==> flow/design.v <==
`timescale 1ns / 1ps
`default_nettype none
module Nbit_reg #(parameter n=1, r=0)
   (input  wire [n-1:0] in,
    output wire [n-1:0] out,
    input  wire         clk,
    input  wire         we,
    input  wire         gwe,
    input  wire         rst
    );
   reg [n-1:0] state;
   assign out = state;
   always @(posedge clk) 
     begin 
       if (gwe & rst) 
         state <= r;
       else if (gwe & we) 
         state <= in; 
     end
endmodule
module gp1(input wire a, b,
           output wire g, p);
   assign g = a & b;
   assign p = a | b;
endmodule
module gp4(input wire [3:0] gin, pin,
           input wire cin,
           output wire gout, pout,
           output wire [2:0] cout);
  assign pout = (&  pin [3:0]);
  assign gout = (gin[0] & pin[1] & pin[2] & pin[3]) |(gin[1] & pin[2] & pin[3])| (gin[2] & pin[3]) | gin[3];
  assign cout[0] = (gin[0] | pin[0] & cin); 
  assign cout[1] = (gin[1] | pin[1] & cout[0]);
  assign cout[2] = (gin[2] | pin[2] & cout[1]);
endmodule
module cla16
  (input wire [15:0]  a, b,
   input wire         cin,
   output wire [15:0] sum);
  wire [15:0] gin, pin;
  genvar i;
  for(i = 0; i < 16; i=i+1) begin
    gp1 g(.a(a[i]), .b(b[i]), .g(gin[i]), .p(pin[i]));
  end
  wire [15:0] cout;
  wire g30_1, p30_1;
  gpn #(4) gf1(.gin(gin[3:0]), .pin(pin[3:0]), .cin(cin), .gout(g30_1), .pout(p30_1), .cout(cout[2:0]));
  assign cout[3] = (cin & p30_1) | g30_1;
  wire g30_2, p30_2;
  gp4 gf2(.gin(gin[7:4]), .pin(pin[7:4]), .cin(cout[3]), .gout(g30_2), .pout(p30_2), .cout(cout[6:4]));
  assign cout[7] = (cout[3] & p30_2) | g30_2;
  wire g30_3, p30_3;
  gp4 gf3(.gin(gin[11:8]), .pin(pin[11:8]), .cin(cout[7]), .gout(g30_3), .pout(p30_3), .cout(cout[10:8]));
  assign cout[11] = (cout[7] & p30_3) | g30_3;
  wire g30_4, p30_4;
  gp4 gf4(.gin(gin[15:12]), .pin(pin[15:12]), .cin(cout[11]), .gout(g30_4), .pout(p30_4), .cout(cout[14:12]));
  assign cout[15] = (cout[11] & p30_4) | g30_4;
  assign sum[0] = a[0] ^ b[0] ^ cin;
  for(i = 1; i < 16; i = i + 1) begin
    assign sum[i] = a[i] ^ b[i] ^ cout[i - 1];
  end
endmodule
module gpn
  #(parameter N = 4)
  (input wire [N-1:0] gin, pin,
   input wire  cin,
   output wire gout, pout,
   output wire [N-2:0] cout);
  assign pout = (&  pin [N - 1:0]);
  wire [N-2: 0] temp;
  genvar i;
  for (i = 0; i < N-1; i = i + 1) begin
    assign temp[i] = gin[i] & (& pin[N-1:i+1]);
  end
  assign gout = (| temp [N-2:0]) | gin[N-1];
  assign cout[0] = (gin[0] | pin[0] & cin); 
  for(i = 0; i < N - 2; i = i + 1) begin
    assign cout[i + 1] = (gin[i + 1] | pin[i + 1] & cout[i]);
  end
endmodule
`timescale 1ns / 1ps
`default_nettype none
module lc4_divider(input  wire [15:0] i_dividend,
                   input  wire [15:0] i_divisor,
                   output wire [15:0] o_remainder,
                   output wire [15:0] o_quotient);
      wire [15:0] temp_rem [16:0];
      wire [15:0] temp_quot [16:0];
      wire [15:0] temp_div [16:0];
      assign temp_rem[0] = 16'b0;
      assign temp_quot[0] = 16'b0;
      assign temp_div[0] = i_dividend;
      genvar i;
      for (i = 0; i < 16; i = i + 1) begin
            lc4_divider_one_iter div_one_iter(.i_dividend(temp_div[i]),
                              .i_divisor(i_divisor),
                              .i_remainder(temp_rem[i]),
                              .i_quotient(temp_quot[i]),
                              .o_dividend(temp_div[i + 1]),
                              .o_remainder(temp_rem[i + 1]),
                              .o_quotient(temp_quot[i + 1]));
      end
      wire divisor_zero_check = (i_divisor == 16'b0);
      assign o_quotient = divisor_zero_check ? 16'b0 : temp_quot[16];
      assign o_remainder = divisor_zero_check ? 16'b0 : temp_rem[16];
endmodule  
module lc4_divider_one_iter(input  wire [15:0] i_dividend,
                            input  wire [15:0] i_divisor,
                            input  wire [15:0] i_remainder,
                            input  wire [15:0] i_quotient,
                            output wire [15:0] o_dividend,
                            output wire [15:0] o_remainder,
                            output wire [15:0] o_quotient);
      wire zerocheck = 0 == i_divisor;
      assign o_dividend = i_dividend << 1;
      wire [15:0] div_shift_t, a_comp_t, prequot, preremainder, tempquot, remshift;
      assign remshift = i_remainder << 1;
      assign div_shift_t = (i_dividend >> 15) & 1'b1;
      assign a_comp_t =  div_shift_t | remshift;
      wire select_t = a_comp_t < i_divisor;
      assign preremainder = (select_t ? a_comp_t : (a_comp_t - i_divisor));
      assign o_remainder = zerocheck ? 16'b0 : preremainder;
      assign tempquot = i_quotient << 1;
      assign prequot = (select_t ? tempquot : tempquot | 1'b1);
      assign o_quotient = zerocheck ? 16'b0 : prequot;
endmodule
`timescale 1ns / 1ps
`default_nettype none
module cla_input_rs (  
      input wire [15:0] insn,
      input wire [15:0] pc,
      input wire [15:0] r1,
      output wire [15:0] rs
);
      assign rs = (insn[15:12] == 4'd1) | (insn[15:12] == 4'd6) | (insn[15:12] == 4'd7) ? r1 : pc;
endmodule
module cla_input_rt (  
      input wire [15:0] insn,
      input wire [15:0] r2,
      input wire [15:0] imm11,
      input wire [15:0] imm5,
      input wire [15:0] uimm7,
      input wire [15:0] imm9,
      input wire [15:0] imm6,
      output wire [15:0] rt
);
      wire [15:0] mux1, mux2;
      assign mux1 = (insn[5:4] == 2'b00) ? r2 : ((insn[5:4] == 2'b01) ? ~r2 : imm5);
      assign mux2 = imm9;
      assign rt = (insn[15:12] == 4'b1100) ? imm11 : 
                  ((insn[15:12] == 4'b0001) ? mux1 : 
                   (insn[15:12] == 4'b0010) ? uimm7 :
                   (insn[15:12] == 4'b0000) ? mux2 :
                   (insn[15:12] == 4'b0110 | insn[15:12] == 4'b0111) ? imm6:
                   16'b0
                  );
endmodule
module cla_input_ci (
      input wire [15:0] insn,
      output wire cin
);
      wire mux_top = (insn[5:3] == 3'b010) ? ((insn[15:12] == 4'b0001) ? 1 : 0) : 0;
      wire mux_bot = (insn[15:12] == 4'b0000 | insn[15:12] == 4'b0100 | insn[15:12] == 4'b1100 | insn[15:12] == 4'b1111) ? 1 : 0;
      assign cin = mux_top | mux_bot;
endmodule
module comparators (
      input wire [15:0] insn,
      input wire [15:0] r1,
      input wire [15:0] r2,
      input wire [15:0] imm7,
      input wire [15:0] uimm7,
      output wire [15:0] comp_out
);
      wire [15:0] mux_rs = (insn[8:7] == 2'b00 | insn[8:7] == 2'b10) ? $signed(r1) : r1; 
      wire [15:0] mux_rt = (insn[8:7] == 2'b00) ? $signed(r2) : 
                        (insn[8:7] == 2'b01) ? r2 :
                        (insn[8:7] == 2'b10) ? imm7 :
                        uimm7;
      wire signed [15:0] signed_comp_out = ($signed(mux_rs) > $signed(mux_rt)) ? 16'b1 : ($signed(mux_rs) == $signed(mux_rt)) ? 16'b0 : 16'hFFFF;
      wire [15:0] unsigned_comp_out = (mux_rs > mux_rt) ? 16'b1 : (mux_rs == mux_rt) ? 16'b0 : 16'hFFFF;
      assign comp_out = (insn[8:7] == 2'b00 | insn[8:7] == 2'b10) ? signed_comp_out : unsigned_comp_out;
endmodule
module lc4_alu(input  wire [15:0] i_insn,
               input wire [15:0]  i_pc,
               input wire [15:0]  i_r1data,
               input wire [15:0]  i_r2data,
               output wire [15:0] o_result);
      wire [15:0] imm5, imm6, imm7, imm9, imm11, uimm4, uimm7, uimm8;
      assign uimm4 = {12'b0, i_insn[3:0]};
      assign uimm7 = {9'b0, i_insn[6:0]};
      assign uimm8 = {8'b0, i_insn[7:0]};
      assign imm5 = {{12{i_insn[4]}}, i_insn[3:0]};
      assign imm6 = {{11{i_insn[5]}}, i_insn[4:0]};
      assign imm7 = {{10{i_insn[6]}}, i_insn[5:0]};
      assign imm9 = {{8{i_insn[8]}}, i_insn[7:0]};
      assign imm11 = {{6{i_insn[10]}}, i_insn[9:0]};
      wire cla_cin;
      wire [15:0] cla_rt, cla_rs;
      cla_input_ci get_cin(.insn(i_insn), .cin(cla_cin));
      cla_input_rs get_rs(.insn(i_insn), .pc(i_pc), .r1(i_r1data), .rs(cla_rs));
      cla_input_rt get_rt(.insn(i_insn), .r2(i_r2data), .imm11(imm11), .imm5(imm5), .uimm7(uimm7), .imm9(imm9), .imm6(imm6), .rt(cla_rt));
      wire [15:0] cla_output;
      cla16 get_cla_out(.a(cla_rs), .b(cla_rt), .cin(cla_cin), .sum(cla_output));
      wire [15:0] mult_out = i_r1data * i_r2data;
      wire [15:0] div_out, mod_out;
      lc4_divider div(.i_dividend(i_r1data), .i_divisor(i_r2data), .o_remainder(mod_out), .o_quotient(div_out));
      wire [15:0] math_mux = (i_insn[5:3] == 3'b011) ? div_out : (i_insn[5:3] == 3'b001) ? mult_out : cla_output;
      wire [15:0] comp_result;
      comparators get_comp(.insn(i_insn), .r1(i_r1data), .r2(i_r2data), .imm7(imm7), .uimm7(uimm7), .comp_out(comp_result));
      wire signed [15:0] sra_temp = $signed(i_r1data) >>> uimm4;
      wire [15:0] shift_result = (i_insn[5:4] == 2'b00) ? (i_r1data << uimm4) : 
                              (i_insn[5:4] == 2'b01) ? sra_temp : 
                              (i_insn[5:4] == 2'b10) ? (i_r1data >> uimm4) : 
                              mod_out;
      wire [15:0] hiconst = (i_r1data & 8'hFF) | (uimm8 << 8);
      wire [15:0] trap = 16'h8000 | uimm8;
      wire [15:0] basic_log = (i_insn[5:3] == 3'b000) ? i_r1data & i_r2data :
                              (i_insn[5:3] == 3'b001) ? ~i_r1data :
                              (i_insn[5:3] == 3'b010) ? i_r1data | i_r2data :
                              (i_insn[5:3] == 3'b011) ? i_r1data ^ i_r2data :
                              i_r1data & imm5;
      wire [15:0] jsr_out =  (i_insn[11] == 1) ? ((i_pc & 16'h8000) | (i_insn[10:0] << 4)) : i_r1data;
      wire [15:0] jmp_out = (i_insn[11] == 1) ? cla_output : i_r1data;
      assign o_result =  (i_insn[15:12] == 4'b0100) ? jsr_out : 
                        (i_insn[15:12] == 4'b0101) ? basic_log : 
                        (i_insn[15:12] == 4'b1101) ? hiconst : 
                        (i_insn[15:12] == 4'b1111) ? trap :  
                        (i_insn[15:12] == 4'b1001) ? imm9 : 
                        (i_insn[15:12] == 4'b1010) ? shift_result : 
                        (i_insn[15:12] == 4'b0010) ? comp_result : 
                        (i_insn[15:12] == 4'b0001) ? math_mux : 
                        (i_insn[15:12] == 4'b1100) ? jmp_out : 
                        (i_insn[15:12] == 4'b0000) ? cla_output : 
                        (i_insn[15:12] == 4'b0110) ? cla_output : 
                        (i_insn[15:12] == 4'b0111) ? cla_output :
                        (i_insn[15:12] == 4'b1000) ? i_r1data : 
                        16'b0;
endmodule
`timescale 1ns / 1ps
`default_nettype none
module lc4_decoder(input  wire [15:0] insn,                
                   output wire [ 2:0] r1sel,               
                   output wire        r1re,                
                   output wire [ 2:0] r2sel,               
                   output wire        r2re,                
                   output wire [ 2:0] wsel,                
                   output wire        regfile_we,          
                   output wire        nzp_we,              
                   output wire        select_pc_plus_one,  
                   output wire        is_load,             
                   output wire        is_store,            
                   output wire        is_branch,           
                   output wire        is_control_insn      
                   );
   wire [3:0] opcode = insn[15:12];
   assign     is_branch = (opcode == 4'b0000 & insn != 0);
   wire       is_arith = (opcode == 4'b0001);
   wire       is_add = (is_arith & (insn[5:3] == 3'b000));
   wire       is_mul = (is_arith & (insn[5:3] == 3'b001));
   wire       is_sub = (is_arith & (insn[5:3] == 3'b010));
   wire       is_div = (is_arith & (insn[5:3] == 3'b011));
   wire       is_addi = (is_arith & insn[5]);
   wire       is_compare = (opcode == 4'b0010);
   wire       is_cmp = (is_compare & (insn[8:7] == 2'b00));
   wire       is_cmpu = (is_compare & (insn[8:7] == 2'b01));
   wire       is_cmpi = (is_compare & (insn[8:7] == 2'b10));
   wire       is_cmpiu = (is_compare & (insn[8:7] == 2'b11));
   wire       is_jsr = (insn[15:11] == 5'b01001);
   wire       is_jsrr = (insn[15:11] == 5'b01000);
   wire       is_logic = (opcode == 4'b0101);
   wire       is_and = (is_logic & (insn[5:3] == 3'b000));
   wire       is_not = (is_logic & (insn[5:3] == 3'b001));
   wire       is_or = (is_logic & (insn[5:3] == 3'b010));
   wire       is_xor = (is_logic & (insn[5:3] == 3'b011));
   wire       is_andi = (is_logic & insn[5]);
   wire       is_ldr = (opcode == 4'b0110);
   wire       is_str = (opcode == 4'b0111);
   wire       is_rti = (opcode == 4'b1000);
   wire       is_const = (opcode == 4'b1001);
   wire       is_shift = (opcode == 4'b1010);
   wire       is_sll = (is_shift & (insn[5:4] == 2'b00));
   wire       is_sra = (is_shift & (insn[5:4] == 2'b01));
   wire       is_srl = (is_shift & (insn[5:4] == 2'b10));
   wire       is_mod = (is_shift & (insn[5:4] == 2'b11));
   wire       is_jmpr = (insn[15:11] == 5'b11000);
   wire       is_jmp = (insn[15:11] == 5'b11001);
   wire       is_hiconst = (opcode == 4'b1101);
   wire       is_trap = (opcode == 4'b1111);
   assign r1sel = (is_compare | is_hiconst) ? insn[11:9] :   
                  (is_rti) ? 3'd7 : insn[8:6];
   assign r1re = is_arith | 
                 is_compare | 
                 is_jsrr | 
                 is_logic | 
                 is_ldr | 
                 is_str | 
                 is_rti | 
                 is_shift | 
                 is_jmpr |
                 is_hiconst
                 ;
   assign r2sel = (is_str) ? insn[11:9] : insn[2:0];  
   assign r2re = is_add | is_mul |  is_sub | is_div |
                 is_cmp | is_cmpu |
                 is_and | is_or | is_xor |
                 is_str |
                 is_mod;
   assign wsel = (is_jsr | is_jsrr | is_trap) ? 3'd7 : insn[11:9];   
   assign regfile_we = is_arith | is_jsr | is_jsrr | is_logic | is_ldr | is_const | is_shift | is_hiconst | is_trap;
   assign nzp_we = regfile_we | is_compare;
   assign select_pc_plus_one = is_trap | is_jsrr | is_jsr;
   assign is_load = is_ldr;
   assign is_store = is_str;
   assign is_control_insn =  is_jsr | is_jsrr | is_rti | is_jmpr | is_jmp | is_trap;
endmodule
`timescale 1ns / 1ps
`default_nettype none
module lc4_regfile #(parameter n = 16)
   (input  wire         clk,
    input  wire         gwe,
    input  wire         rst,
    input  wire [  2:0] i_rs,       
    output wire [n-1:0] o_rs_data,  
    input  wire [  2:0] i_rt,       
    output wire [n-1:0] o_rt_data,  
    input  wire [  2:0] i_rd,       
    input  wire [n-1:0] i_wdata,    
    input  wire         i_rd_we     
    );
    wire [8:0] registers_write_q;
    wire [16:0] o_data_temp [8:0];
    genvar i;
    for (i = 0; i < 8; i=i+1) begin
        assign registers_write_q[i] = (i_rd == i) & i_rd_we;
        Nbit_reg #(16, 0) thing_register(.in(i_wdata), .out(o_data_temp[i]), .clk(clk), .we(registers_write_q[i]), .gwe(gwe), .rst(rst));
    end
    assign o_rs_data = i_rs == 0 ? o_data_temp[0] :
                       i_rs == 1 ? o_data_temp[1] :
                       i_rs == 2 ? o_data_temp[2] :
                       i_rs == 3 ? o_data_temp[3] :
                       i_rs == 4 ? o_data_temp[4] :
                       i_rs == 5 ? o_data_temp[5] :
                       i_rs == 6 ? o_data_temp[6] :
                       o_data_temp[7];
    assign o_rt_data = i_rt == 0 ? o_data_temp[0] :
                       i_rt == 1 ? o_data_temp[1] :
                       i_rt == 2 ? o_data_temp[2] :
                       i_rt == 3 ? o_data_temp[3] :
                       i_rt == 4 ? o_data_temp[4] :
                       i_rt == 5 ? o_data_temp[5] :
                       i_rt == 6 ? o_data_temp[6] :
                       o_data_temp[7];
endmodule
`timescale 1ns / 1ps
`default_nettype none
module lc4_processor
   (input  wire        clk,                 
    input wire         rst,  
    input wire         gwe,  
    output wire [15:0] o_cur_pc,  
    input wire [15:0]  i_cur_insn,  
    output wire [15:0] o_dmem_addr,  
    input wire [15:0]  i_cur_dmem_data,  
    output wire        o_dmem_we,  
    output wire [15:0] o_dmem_towrite,  
    output wire [1:0]  test_stall,  
    output wire [15:0] test_cur_pc,  
    output wire [15:0] test_cur_insn,  
    output wire        test_regfile_we,  
    output wire [2:0]  test_regfile_wsel,  
    output wire [15:0] test_regfile_data,  
    output wire        test_nzp_we,  
    output wire [2:0]  test_nzp_new_bits,  
    output wire        test_dmem_we,  
    output wire [15:0] test_dmem_addr,  
    output wire [15:0] test_dmem_data,  
    input wire [7:0]   switch_data,  
    output wire [7:0]  led_data  
    );
   wire [15:0]   pc;       
   wire [15:0]   next_pc;  
   wire stall_load = is_load_X && ((r1sel_D_pre == wsel_X && r1re_D_pre) ||
                     ((r2sel_D_pre == wsel_X && r2re_D_pre) && ~is_store_D_pre));
   wire not_stall_q = ~stall_load && (~is_load_X || ~is_branch_D_pre);
   wire branched_q = (is_control_insn_X) || (is_branch_X & nzp_correct);
   wire [15:0] i_cur_insn_F = branched_q ? 16'b0 : i_cur_insn;
   wire [15:0] pc_F = branched_q ? 16'b0 : pc;
   wire [1:0] stall_F = branched_q ? 2'd2 : (not_stall_q ? 2'd0 : 2'd3);
   Nbit_reg #(16, 16'h8200) pc_reg (.in(next_pc), .out(pc), .clk(clk), .we(not_stall_q), .gwe(gwe), .rst(rst));
   wire [15:0] pc_D_pre, i_cur_insn_D_pre;
   Nbit_reg #(16, 16'h8200) pc_reg_D (.in(pc_F), .out(pc_D_pre), .clk(clk), .we(not_stall_q), .gwe(gwe), .rst(rst));
   Nbit_reg #(16, 16'b0) i_cur_insn_reg_D (.in(i_cur_insn_F), .out(i_cur_insn_D_pre), .clk(clk), .we(not_stall_q), .gwe(gwe), .rst(rst));
   wire [1:0] stall_D_pre;
   Nbit_reg #(2, 2'b10) stall_reg_D(.in(stall_F), .out(stall_D_pre), .clk(clk), .we(not_stall_q), .gwe(gwe), .rst(rst));
   wire [2:0] r1sel_D_pre, r2sel_D_pre, wsel_D_pre;
   wire r1re_D_pre, r2re_D_pre, regfile_we_D_pre, nzp_we_D_pre, select_pc_plus_one_D_pre, is_load_D_pre, is_store_D_pre, is_branch_D_pre, is_control_insn_D_pre;
   lc4_decoder decodermain(.insn(i_cur_insn_D_pre),  .r1sel(r1sel_D_pre), .r1re(r1re_D_pre), .r2sel(r2sel_D_pre), .r2re(r2re_D_pre), .wsel(wsel_D_pre), .regfile_we(regfile_we_D_pre), .nzp_we(nzp_we_D_pre), .select_pc_plus_one(select_pc_plus_one_D_pre), .is_load(is_load_D_pre), .is_store(is_store_D_pre), .is_branch(is_branch_D_pre), .is_control_insn(is_control_insn_D_pre));
   wire [15:0] o_rs_data1, o_rt_data1;
   lc4_regfile #(16) theregisterfile(.clk(clk), .gwe(gwe), .rst(rst),
    .i_rs(r1sel_D_pre),       
    .o_rs_data(o_rs_data1),  
    .i_rt(r2sel_D_pre),       
    .o_rt_data(o_rt_data1),  
    .i_rd_we(regfile_we_W),     
    .i_rd(wsel_W),       
    .i_wdata(i_wdata)    
    );
   wire[15:0] o_rs_data = (r1sel_D_pre == wsel_W) && regfile_we_W && r1re_D_pre ? i_wdata : o_rs_data1;
   wire[15:0] o_rt_data = (r2sel_D_pre == wsel_W) && regfile_we_W && r2re_D_pre ? i_wdata : o_rt_data1;
   wire [15:0] pc_plus_1, pc_plus_1_D;
   cla16 cla_one(.a(pc), .b(0), .cin(1), .sum(pc_plus_1));
   Nbit_reg #(16, 16'b0) pc_plus_one_reg_D(.in(pc_plus_1), .out(pc_plus_1_D), .clk(clk), .we(not_stall_q), .gwe(gwe), .rst(rst));
   wire r1re_D, r2re_D, regfile_we_D, nzp_we_D, select_pc_plus_one_D, is_load_D, is_store_D, is_branch_D, is_control_insn_D;
   wire nop_question = branched_q || ~not_stall_q;
   wire [15:0] pc_D = nop_question ? 16'b0 :  pc_D_pre;
   wire[15:0] i_cur_insn_D = nop_question ? 16'b0 :  i_cur_insn_D_pre;
   wire [2:0] r1sel_D,r2sel_D, wsel_D;
   assign r1sel_D = nop_question ? 3'b0 :  r1sel_D_pre;
   assign r2sel_D = nop_question ? 3'b0 :  r2sel_D_pre;
   assign wsel_D = nop_question ? 3'b0 :  wsel_D_pre;
   assign r1re_D = nop_question ? 1'b0 :  r1re_D_pre;
   assign r2re_D = nop_question ? 1'b0 :  r2re_D_pre;
   assign regfile_we_D = nop_question ? 1'b0 :  regfile_we_D_pre;
   assign select_pc_plus_one_D = nop_question ? 1'b0 :  select_pc_plus_one_D_pre;
   assign is_load_D = nop_question ? 1'b0 : is_load_D_pre;
   assign is_store_D = nop_question ? 1'b0 :  is_store_D_pre;
   assign is_branch_D = nop_question ? 1'b0 :  is_branch_D_pre;
   assign is_control_insn_D = nop_question ? 1'b0 :  is_control_insn_D_pre;
   assign nzp_we_D = nop_question ? 1'b0 :  nzp_we_D_pre;
   wire [1:0] stall_D = branched_q ? 2'b10 : (not_stall_q ? stall_D_pre : 2'b11);
   wire [1:0] stall_X;
   wire [2:0] r1sel_X,r2sel_X, wsel_X;
   wire r1re_X, r2re_X, regfile_we_X, nzp_we_X, select_pc_plus_one_X, is_load_X, is_store_X, is_branch_X, is_control_insn_X;
   wire [15:0] pc_X, o_rs_data_X, o_rt_data_X, i_cur_insn_X, pc_plus_1_X;
   Nbit_reg #(2, 2'b10) stall_reg_X(.in(stall_D), .out(stall_X), .clk(clk), .we(1'b1), .gwe(gwe), .rst(rst));
   Nbit_reg #(16, 16'h8200) pc_reg_X (.in(pc_D), .out(pc_X), .clk(clk), .we(1'b1), .gwe(gwe), .rst(rst));
   Nbit_reg #(16, 0) reg_rs_X (.in(o_rs_data), .out(o_rs_data_X), .clk(clk), .we(1'b1), .gwe(gwe), .rst(rst));
   Nbit_reg #(16, 0) reg_rt_X (.in(o_rt_data), .out(o_rt_data_X), .clk(clk), .we(1'b1), .gwe(gwe), .rst(rst));
   Nbit_reg #(16, 16'b0) pc_plus_one_reg_X(.in(pc_plus_1_D), .out(pc_plus_1_X), .clk(clk), .we(1'b1), .gwe(gwe), .rst(rst));
   Nbit_reg #(3, 0) r1sel_reg_X (.in(r1sel_D), .out(r1sel_X), .clk(clk), .we(1'b1), .gwe(gwe), .rst(rst));
   Nbit_reg #(3, 0) r2sel_reg_X (.in(r2sel_D), .out(r2sel_X), .clk(clk), .we(1'b1), .gwe(gwe), .rst(rst));
   Nbit_reg #(3, 0) wsel_reg_X (.in(wsel_D), .out(wsel_X), .clk(clk), .we(1'b1), .gwe(gwe), .rst(rst));
   Nbit_reg #(1, 0) r1re_reg_X (.in(r1re_D), .out(r1re_X), .clk(clk), .we(1'b1), .gwe(gwe), .rst(rst));
   Nbit_reg #(1, 0) r2re_reg_X (.in(r2re_D), .out(r2re_X), .clk(clk), .we(1'b1), .gwe(gwe), .rst(rst));
   Nbit_reg #(1, 0) regfile_we_reg_X (.in(regfile_we_D), .out(regfile_we_X), .clk(clk), .we(1'b1), .gwe(gwe), .rst(rst));
   Nbit_reg #(1, 0) nzp_we_reg_X (.in(nzp_we_D), .out(nzp_we_X), .clk(clk), .we(1'b1), .gwe(gwe), .rst(rst));
   Nbit_reg #(1, 0) select_pc_plus_one_reg_X (.in(select_pc_plus_one_D), .out(select_pc_plus_one_X), .clk(clk), .we(1'b1), .gwe(gwe), .rst(rst));
   Nbit_reg #(1, 0) is_load_reg_X (.in(is_load_D), .out(is_load_X), .clk(clk), .we(1'b1), .gwe(gwe), .rst(rst));
   Nbit_reg #(1, 0) is_store_reg_X (.in(is_store_D), .out(is_store_X), .clk(clk), .we(1'b1), .gwe(gwe), .rst(rst));
   Nbit_reg #(1, 0) is_branch_reg_X (.in(is_branch_D), .out(is_branch_X), .clk(clk), .we(1'b1), .gwe(gwe), .rst(rst));
   Nbit_reg #(1, 0) is_control_insn_reg_X (.in(is_control_insn_D), .out(is_control_insn_X), .clk(clk), .we(1'b1), .gwe(gwe), .rst(rst));
   Nbit_reg #(16, 0) i_cur_insn_reg_X (.in(i_cur_insn_D), .out(i_cur_insn_X), .clk(clk), .we(1'b1), .gwe(gwe), .rst(rst));
   wire [15:0] bypass_r1_1 = (r1sel_X == wsel_W) && regfile_we_W ? i_wdata : o_rs_data_X;
   wire [15:0] bypass_r2_1 = (r2sel_X == wsel_W) && regfile_we_W ? i_wdata : o_rt_data_X;
   wire [15:0] bypass_r1_full = (r1sel_X == wsel_M) && regfile_we_M ? alu_result_M : bypass_r1_1;
   wire [15:0] bypass_r2_full = (r2sel_X == wsel_M) && regfile_we_M ? alu_result_M : bypass_r2_1;
   wire [15:0] alu_result;
   lc4_alu alu_main(.i_insn(i_cur_insn_X), .i_pc(pc_X), .i_r1data(bypass_r1_full), .i_r2data(bypass_r2_full),
               .o_result(alu_result));
   wire [1:0] stall_M;
   Nbit_reg #(2, 2'b10) stall_reg_M(.in(stall_X), .out(stall_M), .clk(clk), .we(1'b1), .gwe(gwe), .rst(rst));
   wire [15:0] pc_M;
   Nbit_reg #(16, 16'h8200) pc_reg_M (.in(pc_X), .out(pc_M), .clk(clk), .we(1'b1), .gwe(gwe), .rst(rst));
   wire [15:0] o_rs_data_M;
   wire [15:0] o_rt_data_M_1;
   wire [15:0] alu_result_M;
   Nbit_reg #(16, 0) reg_rs_M (.in(bypass_r1_full), .out(o_rs_data_M), .clk(clk), .we(1'b1), .gwe(gwe), .rst(rst));
   Nbit_reg #(16, 0) reg_rt_M (.in(bypass_r2_full), .out(o_rt_data_M_1), .clk(clk), .we(1'b1), .gwe(gwe), .rst(rst));
   Nbit_reg #(16, 0) alu_result_reg_M (.in(alu_result), .out(alu_result_M), .clk(clk), .we(1'b1), .gwe(gwe), .rst(rst));
   wire[15:0] pc_plus_1_M;
   Nbit_reg #(16, 16'b0) pc_plus_one_reg_M(.in(pc_plus_1_X), .out(pc_plus_1_M), .clk(clk), .we(1'b1), .gwe(gwe), .rst(rst));
   wire [15:0] i_cur_insn_M;
   wire [2:0] r1sel_M, r2sel_M, wsel_M;
   wire r1re_M, r2re_M, regfile_we_M, nzp_we_M, select_pc_plus_one_M, is_load_M, is_store_M, is_branch_M, is_control_insn_M;
   Nbit_reg #(3, 0) r1sel_reg_M (.in(r1sel_X), .out(r1sel_M), .clk(clk), .we(1'b1), .gwe(gwe), .rst(rst));
   Nbit_reg #(3, 0) r2sel_reg_M (.in(r2sel_X), .out(r2sel_M), .clk(clk), .we(1'b1), .gwe(gwe), .rst(rst));
   Nbit_reg #(3, 0) wsel_reg_M (.in(wsel_X), .out(wsel_M), .clk(clk), .we(1'b1), .gwe(gwe), .rst(rst));
   Nbit_reg #(1, 0) r1re_reg_M (.in(r1re_X), .out(r1re_M), .clk(clk), .we(1'b1), .gwe(gwe), .rst(rst));
   Nbit_reg #(1, 0) r2re_reg_M (.in(r2re_X), .out(r2re_M), .clk(clk), .we(1'b1), .gwe(gwe), .rst(rst));
   Nbit_reg #(1, 0) regfile_we_reg_M (.in(regfile_we_X), .out(regfile_we_M), .clk(clk), .we(1'b1), .gwe(gwe), .rst(rst));
   Nbit_reg #(1, 0) nzp_we_reg_M (.in(nzp_we_X), .out(nzp_we_M), .clk(clk), .we(1'b1), .gwe(gwe), .rst(rst));
   Nbit_reg #(1, 0) select_pc_plus_one_reg_M (.in(select_pc_plus_one_X), .out(select_pc_plus_one_M), .clk(clk), .we(1'b1), .gwe(gwe), .rst(rst));
   Nbit_reg #(1, 0) is_load_reg_M (.in(is_load_X), .out(is_load_M), .clk(clk), .we(1'b1), .gwe(gwe), .rst(rst));
   Nbit_reg #(1, 0) is_store_reg_M (.in(is_store_X), .out(is_store_M), .clk(clk), .we(1'b1), .gwe(gwe), .rst(rst));
   Nbit_reg #(1, 0) is_branch_reg_M (.in(is_branch_X), .out(is_branch_M), .clk(clk), .we(1'b1), .gwe(gwe), .rst(rst));
   Nbit_reg #(1, 0) is_control_insn_reg_M (.in(is_control_insn_X), .out(is_control_insn_M), .clk(clk), .we(1'b1), .gwe(gwe), .rst(rst));
   Nbit_reg #(16, 0) i_cur_insn_reg_M (.in(i_cur_insn_X), .out(i_cur_insn_M), .clk(clk), .we(1'b1), .gwe(gwe), .rst(rst));
   wire [15:0] o_rt_data_M =  regfile_we_W && is_store_M && r2sel_M == wsel_W ? i_wdata : o_rt_data_M_1;
   wire [15:0] o_dmem_towrite_M = is_store_M ? o_rt_data_M : 16'b0;
   wire o_dmem_we_M = is_store_M;
   wire [15:0] o_dmem_addr_M = (is_load_M | is_store_M) ? alu_result_M : 16'b0;
   assign o_dmem_we = o_dmem_we_M;
   assign o_dmem_addr = o_dmem_addr_M;
   assign o_dmem_towrite = o_dmem_towrite_M;
   wire [15:0] i_cur_dmem_data_M = i_cur_dmem_data;
   Nbit_reg #(2, 2'b10) stall_reg_W(.in(stall_M), .out(test_stall), .clk(clk), .we(1'b1), .gwe(gwe), .rst(rst));
   wire [15:0] o_dmem_addr_W, o_dmem_towrite_W, i_cur_dmem_data_W;
   wire o_dmem_we_W;
   Nbit_reg #(16, 0) o_dem_addr_reg_W (.in(o_dmem_addr_M), .out(o_dmem_addr_W), .clk(clk), .we(1'b1), .gwe(gwe), .rst(rst));
   Nbit_reg #(16, 0) o_dem_towrite_reg_W (.in(o_dmem_towrite_M), .out(o_dmem_towrite_W), .clk(clk), .we(1'b1), .gwe(gwe), .rst(rst));
   Nbit_reg #(1, 0) o_dem_we_reg_W (.in(o_dmem_we_M), .out(o_dmem_we_W), .clk(clk), .we(1'b1), .gwe(gwe), .rst(rst));
   Nbit_reg #(16, 0) i_cur_dmem_data_reg_W (.in(i_cur_dmem_data_M), .out(i_cur_dmem_data_W), .clk(clk), .we(1'b1), .gwe(gwe), .rst(rst));
   wire[15:0] pc_plus_1_W;
   Nbit_reg #(16, 16'b0) pc_plus_one_reg_W(.in(pc_plus_1_M), .out(pc_plus_1_W), .clk(clk), .we(1'b1), .gwe(gwe), .rst(rst));
   wire [15:0] pc_W;
   Nbit_reg #(16, 16'h8200) pc_reg_W (.in(pc_M), .out(pc_W), .clk(clk), .we(1'b1), .gwe(gwe), .rst(rst));
   wire [15:0] o_rs_data_W;
   wire [15:0] o_rt_data_W;
   wire [15:0] alu_result_W;
   Nbit_reg #(16, 0) reg_rs_W (.in(o_rs_data_M), .out(o_rs_data_W), .clk(clk), .we(1'b1), .gwe(gwe), .rst(rst));
   Nbit_reg #(16, 0) reg_rt_W (.in(o_rt_data_M), .out(o_rt_data_W), .clk(clk), .we(1'b1), .gwe(gwe), .rst(rst));
   Nbit_reg #(16, 0) alu_result_reg_W (.in(alu_result_M), .out(alu_result_W), .clk(clk), .we(1'b1), .gwe(gwe), .rst(rst));
   wire [15:0] i_cur_insn_W;
   wire [2:0] r1sel_W, r2sel_W, wsel_W;
   wire r1re_W, r2re_W, regfile_we_W, nzp_we_W, select_pc_plus_one_W, is_load_W, is_store_W, is_branch_W, is_control_insn_W;
   Nbit_reg #(3, 0) r1sel_reg_W (.in(r1sel_M), .out(r1sel_W), .clk(clk), .we(1'b1), .gwe(gwe), .rst(rst));
   Nbit_reg #(3, 0) r2sel_reg_W (.in(r2sel_M), .out(r2sel_W), .clk(clk), .we(1'b1), .gwe(gwe), .rst(rst));
   Nbit_reg #(3, 0) wsel_reg_W (.in(wsel_M), .out(wsel_W), .clk(clk), .we(1'b1), .gwe(gwe), .rst(rst));
   Nbit_reg #(1, 0) r1re_reg_W (.in(r1re_M), .out(r1re_W), .clk(clk), .we(1'b1), .gwe(gwe), .rst(rst));
   Nbit_reg #(1, 0) r2re_reg_W (.in(r2re_M), .out(r2re_W), .clk(clk), .we(1'b1), .gwe(gwe), .rst(rst));
   Nbit_reg #(1, 0) regfile_we_reg_W (.in(regfile_we_M), .out(regfile_we_W), .clk(clk), .we(1'b1), .gwe(gwe), .rst(rst));
   Nbit_reg #(1, 0) nzp_we_reg_W (.in(nzp_we_M), .out(nzp_we_W), .clk(clk), .we(1'b1), .gwe(gwe), .rst(rst));
   Nbit_reg #(1, 0) select_pc_plus_one_reg_W (.in(select_pc_plus_one_M), .out(select_pc_plus_one_W), .clk(clk), .we(1'b1), .gwe(gwe), .rst(rst));
   Nbit_reg #(1, 0) is_load_reg_W (.in(is_load_M), .out(is_load_W), .clk(clk), .we(1'b1), .gwe(gwe), .rst(rst));
   Nbit_reg #(1, 0) is_store_reg_W (.in(is_store_M), .out(is_store_W), .clk(clk), .we(1'b1), .gwe(gwe), .rst(rst));
   Nbit_reg #(1, 0) is_branch_reg_W (.in(is_branch_M), .out(is_branch_W), .clk(clk), .we(1'b1), .gwe(gwe), .rst(rst));
   Nbit_reg #(1, 0) is_control_insn_reg_W (.in(is_control_insn_M), .out(is_control_insn_W), .clk(clk), .we(1'b1), .gwe(gwe), .rst(rst));
   Nbit_reg #(16, 0) i_cur_insn_reg_W (.in(i_cur_insn_M), .out(i_cur_insn_W), .clk(clk), .we(1'b1), .gwe(gwe), .rst(rst));
   wire [15:0] nzp_new_bits_input = is_control_insn_X ? pc_plus_1_X : alu_result;
   wire [2:0] nzp_new_bits = ($signed(nzp_new_bits_input) == 0) ? 3'b010 : 
                        ($signed(nzp_new_bits_input) > 0) ? 3'b001 :
                        3'b100;
   wire nzp_from_load = is_load_M && ~(nzp_we_X && ~is_load_X);
   wire [2:0] nzp_load_bits = ($signed(i_cur_dmem_data) == 0) ? 3'b010 :
                              ($signed(i_cur_dmem_data) > 0) ? 3'b001 :
                              3'b100;
   wire [2:0] nzp_reg_in = nzp_from_load ? nzp_load_bits : nzp_new_bits;
   wire [2:0] nzp_new_bits_M;
   Nbit_reg #(3, 0) nzp_reg_M (.in(nzp_new_bits), .out(nzp_new_bits_M), .clk(clk), .we(1'b1), .gwe(gwe), .rst(rst));
   wire [2:0] nzp_new_bits_W;
   Nbit_reg #(3, 0) nzp_reg_W (.in(nzp_new_bits_M), .out(nzp_new_bits_W), .clk(clk), .we(1'b1), .gwe(gwe), .rst(rst));
   wire nzp_correct = i_cur_insn_X[11] == 1 & nzp_old_bits == 3'b100 | 
                     i_cur_insn_X[10] == 1 & nzp_old_bits == 3'b010 |
                     i_cur_insn_X[9] == 1 & nzp_old_bits == 3'b001;
   wire [2:0] nzp_old_bits;
   Nbit_reg #(3, 0) nzp_reg (.in(nzp_reg_in), .out(nzp_old_bits), .clk(clk), .we(nzp_we_X | is_load_M), .gwe(gwe), .rst(rst));
   assign next_pc = (branched_q) ? alu_result : pc_plus_1;
   wire [15:0] alu_datamem_output = is_load_W ? i_cur_dmem_data_W : alu_result_W;
   wire [15:0] i_wdata = (select_pc_plus_one_W ? pc_plus_1_W : alu_datamem_output);
   assign test_cur_pc = pc_W;
   assign test_cur_insn = i_cur_insn_W;
   assign test_regfile_wsel = wsel_W;
   assign test_regfile_data = regfile_we_W ? i_wdata : 16'b0;
   assign test_nzp_we = nzp_we_W;
   assign test_dmem_we = is_store_W;
   assign test_nzp_new_bits = is_load_W ? ($signed(i_cur_dmem_data_W) == 0) ? 3'b010 : 
                        ($signed(i_cur_dmem_data_W) > 0) ? 3'b001 :
                        3'b100 : nzp_new_bits_W;
   assign test_dmem_addr = o_dmem_addr_W;
   assign test_dmem_data = is_store_W ? o_dmem_towrite_W : (is_load_W ? i_cur_dmem_data_W : 16'b0);
   assign test_regfile_we = regfile_we_W;
   assign o_cur_pc = pc;
endmodule
`timescale 1ns / 1ps
`default_nettype none
module lc4_core
   (input  wire        clk,
    input  wire        rst,
    output wire [15:0] o_cur_pc,
    input  wire [15:0] i_cur_insn,
    output wire [15:0] o_dmem_addr,
    input  wire [15:0] i_cur_dmem_data,
    output wire        o_dmem_we,
    output wire [15:0] o_dmem_towrite,
    output wire [1:0]  test_stall,
    output wire [15:0] test_cur_pc,
    output wire [15:0] test_cur_insn,
    output wire        test_regfile_we,
    output wire [2:0]  test_regfile_wsel,
    output wire [15:0] test_regfile_data,
    output wire        test_nzp_we,
    output wire [2:0]  test_nzp_new_bits,
    output wire        test_dmem_we,
    output wire [15:0] test_dmem_addr,
    output wire [15:0] test_dmem_data
    );
   wire [7:0] led_unused;
   lc4_processor proc (.clk(clk), .rst(rst), .gwe(1'b1),
                       .o_cur_pc(o_cur_pc), .i_cur_insn(i_cur_insn),
                       .o_dmem_addr(o_dmem_addr), .i_cur_dmem_data(i_cur_dmem_data),
                       .o_dmem_we(o_dmem_we), .o_dmem_towrite(o_dmem_towrite),
                       .test_stall(test_stall), .test_cur_pc(test_cur_pc),
                       .test_cur_insn(test_cur_insn), .test_regfile_we(test_regfile_we),
                       .test_regfile_wsel(test_regfile_wsel), .test_regfile_data(test_regfile_data),
                       .test_nzp_we(test_nzp_we), .test_nzp_new_bits(test_nzp_new_bits),
                       .test_dmem_we(test_dmem_we), .test_dmem_addr(test_dmem_addr),
                       .test_dmem_data(test_dmem_data),
                       .switch_data(8'd0), .led_data(led_unused));
endmodule
=== Tool chain data of lc4_core ===
What the tools print for lc4_core, step after step.
Line numbers count from 1 in the design file above.
Operators: Yosys type, input widths -> output width; for muxes data width and select width s.
Cell names lack the library's common part.
Not given: --

* Top: lc4_core
* Clock: clk
* Standard-cell library: sky130hd
* Library corner: tt_025C_1v80

=== Elaborated design ===
Counts by Yosys on the flattened word-level netlist (proc, flatten, opt, wreduce). Print and check cells are left out.

* Register bits after elaboration: 516
* Input port bits: 34
* Output and inout bits: 140
* Elaborated cells: 604

* $add $sub $neg: 16
* Multiply operators: 1
* Order comparisons: 21
* Eq/ne operators: 71
* Shift operators: 3
* Multiplexer cells: 139
* Bitwise operators: 244
* Reduce/logical cells: 48

{| class="wikitable"
|+ Operator list
! kind !! count
|-
| $mux 16 || 76
|-
| $mux 15 || 30
|-
| $mul 16x16->16 || 1
|-
| $or 1x16->16 || 15
|-
| $lt 16x16->1 || 15
|-
| $sub 15x15->15 || 14
|-
| $logic_not 32->1 || 3
|-
| $or 1x1->1 || 86
|-
| $and 1x1->1 || 81
|-
| $gt 16x1->1 const B || 3
|-
| $xor 1x1->1 || 47
|-
| $eq 4x4->1 const B || 11
|-
| $mux 3 || 12
|-
| $eq 3x2->1 const B || 11
|-
| $eq 3x3->1 const B || 11
|-
| $gt 16x16->1 || 2
|-
| $eq 16x16->1 || 2
|-
| $and 16x16->16 || 2
|-
| $not 16->16 || 2
|-
| $eq 4x3->1 const B || 7
|-
| $eq 3x3->1 || 9
|-
| $reduce_and 4->1 || 6
|-
| $mux 1 || 20
|-
| $eq 3x1->1 const B || 6
|-
| $logic_and 1x1->1 || 17
|-
| $lt 1x16->1 || 1
|-
| $or 16x15->16 || 1
|-
| $sub 16x16->16 || 1
|}

Not listed: further kinds 25, cells in them 51.

=== Logic depth ===
Yosys ltp: most cells in a row. Word level: on the elaborated netlist, between registers, memories and ports. Mapped: between sequential cells and ports; inverters and the memories' decode and read muxes count.

* Word-level depth: 81
* ABC_AREA: 0
* Mapped depth: 195
* Depth with buffers taken out: 179

=== After synthesis ===
The flow's flattened synthesis, as Yosys stat reports it; memories are mapped. The netlist is that of the ABC_AREA named above (0 if unset); the other value can give another one.
Totals and module areas in this step are rounded.

* Cell count: 6209
* Chip area (Yosys): 46000 um^2
* Sequential area: 10300 um^2
* Flip-flops: 515
* Buffers: 396

{| class="wikitable"
|+ Cell types
! cell type !! count !! total area (um^2)
|-
| dfxtp_1 || 515 || 1.03E+04
|-
| ha_1 || 389 || 4.87E+03
|-
| nand2_1 || 912 || 3.42E+03
|-
| a21oi_1 || 552 || 2762.65
|-
| nor2_1 || 625 || 2346
|-
| fa_1 || 107 || 2.14E+03
|-
| o21ai_0 || 331 || 1.66E+03
|-
| nor2b_1 || 239 || 1.5E+03
|-
| xnor2_1 || 163 || 1.43E+03
|-
| clkbuf_1 || 301 || 1.13E+03
|-
| inv_1 || 275 || 1032.24
|-
| a211oi_1 || 109 || 818.285
|-
| mux2i_1 || 79 || 790.758
|-
| a21o_1 || 100 || 750.72
|-
| and2_1 || 100 || 625.6
|-
| o21a_1 || 82 || 615.59
|-
| xor2_1 || 70 || 613.088
|-
| nand3_1 || 119 || 595.571
|}

Other cell types: 87; their cells: 1141.
By module: a second synthesis without flattening, with its own total; a netlist apart from the flattened one above.

* Cell total of the unflattened synthesis: 7565
* Area (unflattened synthesis): 60700 um^2

Each row is one instance without its submodules.

{| class="wikitable"
|+ Modules
! module !! times used !! cells !! area (um^2) !! seq. area (um^2)
|-
| lc4_divider_one_iter || 16 || 221 || 1510 || 0.0
|-
| Nbit_reg || 19 || 37 || 509 || 320
|-
| lc4_alu || 1 || 1191 || 8370 || 0.0
|-
| lc4_processor || 1 || 531 || 3660 || 0.0
|-
| Nbit_reg || 5 || 39 || 517 || 320
|-
| Nbit_reg || 5 || 37 || 509 || 320
|-
| lc4_regfile #(n=16) || 1 || 313 || 2400 || 0.0
|-
| cla_input_rt || 1 || 167 || 1100 || 0.0
|-
| Nbit_reg || 9 || 8 || 100 || 60.1
|-
| lc4_divider || 1 || 81 || 827 || 0.0
|-
| comparators || 1 || 109 || 792 || 0.0
|-
| Nbit_reg || 17 || 4 || 41.3 || 20.0
|-
| cla_input_rs || 1 || 93 || 697 || 0.0
|-
| cla16 || 2 || 36 || 335 || 0.0
|}

Modules not listed: 7.

=== Worst setup path after synthesis ===
Path of least setup slack by OpenSTA after synthesis, without wires, with an ideal clock, recovery checks aside; 20% of the period is set as input and as output delay. Where synthesis merged equal registers, the netlist keeps one of their names.

* Path type: register -> register
* From: register proc.wsel_reg_W.state[0]
* To: register proc.nzp_reg.state
* Clock period: 40.0 ns
* Setup time: 0.122 ns
* Launch time at the first pin: 0.000 ns
* Arrival: 36.800 ns
* Data required time: 39.878 ns
* Setup slack: 3.078 ns
* Path delay: 36.922 ns
* Stages: 164
* Buffers on the path: 27
* Synthesis period reached: 36.922 ns

"path delay" = arrival - input delay + setup time.
"stages" counts driving pins, that of a launching flip-flop among them; a cell with two outputs on the path counts twice.
"synthesis period reached" is the clock period less the worst setup slack; recovery checks do not enter. This is arithmetic on one report: input and output delays are still those of the set period (20% each).
An end named without its bit number is one bit of that signal or, where synthesis recoded a state register, one of its new flip-flops.
The rows between start and end are the longest chain of elaborated cells between them; the timing report does not say that the signal goes this way. Where chains are equally long, one stands for them.
Each line given opens the expression or statement behind the cell; cells for indexed reads and writes are added by Yosys, which also makes memories of some case tables.

* Cells stage by stage: dfxtp_1 buf_6 xnor2_1 and4_1 buf_4 buf_4 mux2i_1 a21o_1 buf_1 ha_1 o211ai_1 nor4_2 and2_1 ha_1 a211oi_2 o21ai_0 a311o_1 a41oi_2 [... 128 more ...] clkbuf_1 mux2_2 and2_1 ha_1 or3_1 o21bai_1 a21o_1 a41o_1 o22ai_1 clkbuf_1 clkbuf_1 nand3_1 a21oi_1 o22ai_1 or3_1 nor4_1 o21ai_1 a311o_1
* Cells in the longest elaborated chain: 81
* Elaborated cells between the ends (all ways): 282
* Classes of those cells: 16 x add/sub; 1 x mul; 19 x compare; 4 x eq/ne; 3 x shift; 93 x mux; 136 x logic; 10 x reduce/logical

{| class="wikitable"
|+ RTL lines, path post-synthesis
! element !! line !! text
|-
| start: declaration || 11 || <nowiki>reg [n-1:0] state;</nowiki>
|-
| start: assignment || 16 || <nowiki>state <= r;</nowiki>
|-
| start: assignment || 18 || <nowiki>state <= in;</nowiki>
|-
| $eq 3x3->1 || 453 || <nowiki>wire [15:0] bypass_r1_1 = (r1sel_X == wsel_W) && regfile_we_W ? i_wdata : o_rs_data_X;</nowiki>
|-
| $logic_and 1x1->1 || 453 ||
|-
| $mux 16 || 453 ||
|-
| $mux 16 || 455 || <nowiki>wire [15:0] bypass_r1_full = (r1sel_X == wsel_M) && regfile_we_M ? alu_result_M : bypass_r1_1;</nowiki>
|-
| $sub 1x15->15 || 121 || <nowiki>assign preremainder = (select_t ? a_comp_t : (a_comp_t - i_divisor));</nowiki>
|-
| $mux 15 || 121 ||
|-
| $mux 15 || 122 || <nowiki>assign o_remainder = zerocheck ? 16'b0 : preremainder;</nowiki>
|-
| [... 67 more ...] || -- ||
|-
| $mux 16 || 225 || <nowiki>(i_insn[15:12] == 4'b0101) ? basic_log :</nowiki>
|-
| $mux 16 || 224 || <nowiki>assign o_result =  (i_insn[15:12] == 4'b0100) ? jsr_out :</nowiki>
|-
| $mux 16 || 529 || <nowiki>wire [15:0] nzp_new_bits_input = is_control_insn_X ? pc_plus_1_X : alu_result;</nowiki>
|-
| $gt 16x1->1 || 531 || <nowiki>($signed(nzp_new_bits_input) > 0) ? 3'b001 :</nowiki>
|-
| $mux 3 || 531 ||
|-
| $mux 3 || 530 || <nowiki>wire [2:0] nzp_new_bits = ($signed(nzp_new_bits_input) == 0) ? 3'b010 :</nowiki>
|-
| $mux 3 || 537 || <nowiki>wire [2:0] nzp_reg_in = nzp_from_load ? nzp_load_bits : nzp_new_bits;</nowiki>
|-
| end: assignment || 16 ||
|-
| end: assignment || 18 ||
|-
| end: declaration || 11 ||
|}

=== Timing after layout ===
From the final timing report of entry A: the path of least setup slack in the routed layout; clock arrival at registers is part of the times.

* Path type: register -> register
* From: register proc.wsel_reg_W.state[1]
* To: register proc.nzp_reg.state
* Clock period: 56.4 ns
* Setup time: 0.11 ns
* Launch time at the first pin: 0.61 ns
* Arrival: 45.13 ns
* Data required time: 56.91 ns
* Setup slack: 11.78 ns
* Stages: 147
* Buffers on the path: 6

An end named without its bit number is one bit of that signal or, where synthesis recoded a state register, one of its new flip-flops.
The rows between start and end are the longest chain of elaborated cells between them; the timing report does not say that the signal goes this way. Where chains are equally long, one stands for them.

* Cells stage by stage: dfxtp_1 xnor2_1 a41oi_1 a211oi_1 nor2_1 buf_4 clkinv_1 ha_1 inv_1 ha_1 o211ai_1 nor4_2 and2_1 ha_1 a211oi_2 o21ai_0 a311o_1 a41oi_2 [... 111 more ...] buf_4 nand2_1 o31ai_1 and2_1 ha_1 a21oi_1 o21bai_1 a41o_1 o22ai_1 buf_4 nor2_1 a311oi_1 nor4_1 o31a_1 a41o_1 nor4_1 o21ai_1 a311o_1
* Cells in the longest elaborated chain: 81
* Elaborated cells between the ends (all ways): 282
* Classes of those cells: 16 x add/sub; 1 x mul; 19 x compare; 4 x eq/ne; 3 x shift; 93 x mux; 136 x logic; 10 x reduce/logical

{| class="wikitable"
|+ RTL lines, path post-layout
! element !! line !! text
|-
| start: declaration || 11 || <nowiki>reg [n-1:0] state;</nowiki>
|-
| start: assignment || 16 || <nowiki>state <= r;</nowiki>
|-
| start: assignment || 18 || <nowiki>state <= in;</nowiki>
|-
| $eq 3x3->1 || 453 || <nowiki>wire [15:0] bypass_r1_1 = (r1sel_X == wsel_W) && regfile_we_W ? i_wdata : o_rs_data_X;</nowiki>
|-
| $logic_and 1x1->1 || 453 ||
|-
| $mux 16 || 453 ||
|-
| $mux 16 || 455 || <nowiki>wire [15:0] bypass_r1_full = (r1sel_X == wsel_M) && regfile_we_M ? alu_result_M : bypass_r1_1;</nowiki>
|-
| $sub 1x15->15 || 121 || <nowiki>assign preremainder = (select_t ? a_comp_t : (a_comp_t - i_divisor));</nowiki>
|-
| $mux 15 || 121 ||
|-
| $mux 15 || 122 || <nowiki>assign o_remainder = zerocheck ? 16'b0 : preremainder;</nowiki>
|-
| [... 67 more ...] || -- ||
|-
| $mux 16 || 225 || <nowiki>(i_insn[15:12] == 4'b0101) ? basic_log :</nowiki>
|-
| $mux 16 || 224 || <nowiki>assign o_result =  (i_insn[15:12] == 4'b0100) ? jsr_out :</nowiki>
|-
| $mux 16 || 529 || <nowiki>wire [15:0] nzp_new_bits_input = is_control_insn_X ? pc_plus_1_X : alu_result;</nowiki>
|-
| $gt 16x1->1 || 531 || <nowiki>($signed(nzp_new_bits_input) > 0) ? 3'b001 :</nowiki>
|-
| $mux 3 || 531 ||
|-
| $mux 3 || 530 || <nowiki>wire [2:0] nzp_new_bits = ($signed(nzp_new_bits_input) == 0) ? 3'b010 :</nowiki>
|-
| $mux 3 || 537 || <nowiki>wire [2:0] nzp_reg_in = nzp_from_load ? nzp_load_bits : nzp_new_bits;</nowiki>
|-
| end: assignment || 16 ||
|-
| end: assignment || 18 ||
|-
| end: declaration || 11 ||
|}

Wiki page: lc4_core / flow data

Measured data: module lc4_core, platform sky130hd, 4 stored runs of the flow under differing settings, order arbitrary. Input and output delays are each 20% of the period that was set; the output load is 0.01 pF.
"achieved clock period": clock period set for the run, less the worst setup slack. It is reckoned from that one timing run; input and output delays stay at 20% of the period that was set.
Results are given in rounded form.

Entry A
==> flow/run.sh <==
#!/bin/bash
# the make line also repeats the synthesis and layout settings of config.mk as NAME=value (left out here)
make -C /OpenROAD-flow-scripts/flow DESIGN_CONFIG=/design/flow/config.mk WORK_HOME=/design/flow/orfs CLKGATE_MAP_FILE= finish
==> flow/config.mk <==
export PLATFORM = sky130hd
export DESIGN_NAME = lc4_core
export DESIGN_NICKNAME = lc4_core
export VERILOG_FILES = /design/flow/design.v
export SDC_FILE = /design/flow/constraint.sdc
export NUM_CORES = 4
export LEC_CHECK = 0
export CAP_MARGIN = 20
export CORE_MARGIN = 2
export CORE_UTILIZATION = 57
export CTS_CLUSTER_SIZE = 98
export GPL_ROUTABILITY_DRIVEN = 1
export GPL_TIMING_DRIVEN = 1
export PLACE_DENSITY = 0.54
export SETUP_SLACK_MARGIN = 5.0
export SLEW_MARGIN = 20
==> flow/constraint.sdc <==
create_clock -name core_clock -period 56.4 [get_ports {clk}]
set_input_delay 11.2800 -clock core_clock [delete_from_list [all_inputs] [get_ports {clk}]]
set_output_delay 11.2800 -clock core_clock [all_outputs]
set_load 0.01 [all_outputs]

==> results of entry A <==
chip area after synthesis (Yosys): 46000 um^2
die area: 83000 um^2
standard-cell area of the final layout: 50400 um^2
utilization: 62.8%
worst setup slack after layout: 11.8 ns
total negative slack: 0.000 ns
worst hold slack: 0.417 ns
achieved clock period: 44.621 ns

Entry B
==> flow/run.sh <==
#!/bin/bash
# the make line also repeats the synthesis and layout settings of config.mk as NAME=value (left out here)
make -C /OpenROAD-flow-scripts/flow DESIGN_CONFIG=/design/flow/config.mk WORK_HOME=/design/flow/orfs CLKGATE_MAP_FILE= finish
==> flow/config.mk <==
export PLATFORM = sky130hd
export DESIGN_NAME = lc4_core
export DESIGN_NICKNAME = lc4_core
export VERILOG_FILES = /design/flow/design.v
export SDC_FILE = /design/flow/constraint.sdc
export NUM_CORES = 4
export LEC_CHECK = 0
export CAP_MARGIN = 20
export CORE_MARGIN = 2
export CORE_UTILIZATION = 27
export CTS_CLUSTER_DIAMETER = 23
export CTS_CLUSTER_SIZE = 11
export GPL_ROUTABILITY_DRIVEN = 0
export GPL_TIMING_DRIVEN = 1
export PLACE_DENSITY = 0.54
export SLEW_MARGIN = 20
==> flow/constraint.sdc <==
create_clock -name core_clock -period 56.4 [get_ports {clk}]
set_input_delay 11.2800 -clock core_clock [delete_from_list [all_inputs] [get_ports {clk}]]
set_output_delay 11.2800 -clock core_clock [all_outputs]
set_load 0.01 [all_outputs]

==> results of entry B <==
chip area after synthesis (Yosys): 46000 um^2
die area: 174000 um^2
standard-cell area of the final layout: 54600 um^2
utilization: 32.3%
worst setup slack after layout: 11.4 ns
total negative slack: 0.000 ns
worst hold slack: 0.408 ns
achieved clock period: 44.972 ns

Entry C
==> flow/run.sh <==
#!/bin/bash
# the make line also repeats the synthesis and layout settings of config.mk as NAME=value (left out here)
make -C /OpenROAD-flow-scripts/flow DESIGN_CONFIG=/design/flow/config.mk WORK_HOME=/design/flow/orfs CLKGATE_MAP_FILE= finish
==> flow/config.mk <==
export PLATFORM = sky130hd
export DESIGN_NAME = lc4_core
export DESIGN_NICKNAME = lc4_core
export VERILOG_FILES = /design/flow/design.v
export SDC_FILE = /design/flow/constraint.sdc
export NUM_CORES = 4
export LEC_CHECK = 0
export ABC_AREA = 1
export CAP_MARGIN = 20
export CELL_PAD_IN_SITES_DETAIL_PLACEMENT = 1
export CORE_MARGIN = 2
export CORE_UTILIZATION = 23
export CTS_CLUSTER_SIZE = 35
export GPL_ROUTABILITY_DRIVEN = 0
export HOLD_SLACK_MARGIN = -0.06
export SETUP_SLACK_MARGIN = -2.0
export SLEW_MARGIN = 15
==> flow/constraint.sdc <==
create_clock -name core_clock -period 69.8 [get_ports {clk}]
set_input_delay 13.9600 -clock core_clock [delete_from_list [all_inputs] [get_ports {clk}]]
set_output_delay 13.9600 -clock core_clock [all_outputs]
set_load 0.01 [all_outputs]

==> results of entry C <==
chip area after synthesis (Yosys): 42600 um^2
die area: 189000 um^2
standard-cell area of the final layout: 48900 um^2
utilization: 26.6%
worst setup slack after layout: 26.9 ns
total negative slack: 0.000 ns
worst hold slack: 0.377 ns
achieved clock period: 42.857 ns

Entry D
==> flow/run.sh <==
#!/bin/bash
# the make line also repeats the synthesis and layout settings of config.mk as NAME=value (left out here)
make -C /OpenROAD-flow-scripts/flow DESIGN_CONFIG=/design/flow/config.mk WORK_HOME=/design/flow/orfs CLKGATE_MAP_FILE= finish
==> flow/config.mk <==
export PLATFORM = sky130hd
export DESIGN_NAME = lc4_core
export DESIGN_NICKNAME = lc4_core
export VERILOG_FILES = /design/flow/design.v
export SDC_FILE = /design/flow/constraint.sdc
export NUM_CORES = 4
export LEC_CHECK = 0
export ABC_AREA = 1
export CAP_MARGIN = 20
export CELL_PAD_IN_SITES_DETAIL_PLACEMENT = 1
export CELL_PAD_IN_SITES_GLOBAL_PLACEMENT = 3
export CORE_MARGIN = 8
export CORE_UTILIZATION = 45
export CTS_CLUSTER_DIAMETER = 57
export GPL_ROUTABILITY_DRIVEN = 0
export GPL_TIMING_DRIVEN = 0
export MAX_ROUTING_LAYER = met4
export MIN_ROUTING_LAYER = met2
export SETUP_SLACK_MARGIN = 5.0
export SLEW_MARGIN = 20
export TNS_END_PERCENT = 90
==> flow/constraint.sdc <==
create_clock -name core_clock -period 57.2 [get_ports {clk}]
set_input_delay 11.4400 -clock core_clock [delete_from_list [all_inputs] [get_ports {clk}]]
set_output_delay 11.4400 -clock core_clock [all_outputs]
set_load 0.01 [all_outputs]

==> results of entry D <==
did not finish, placement stopped with GPL-0301
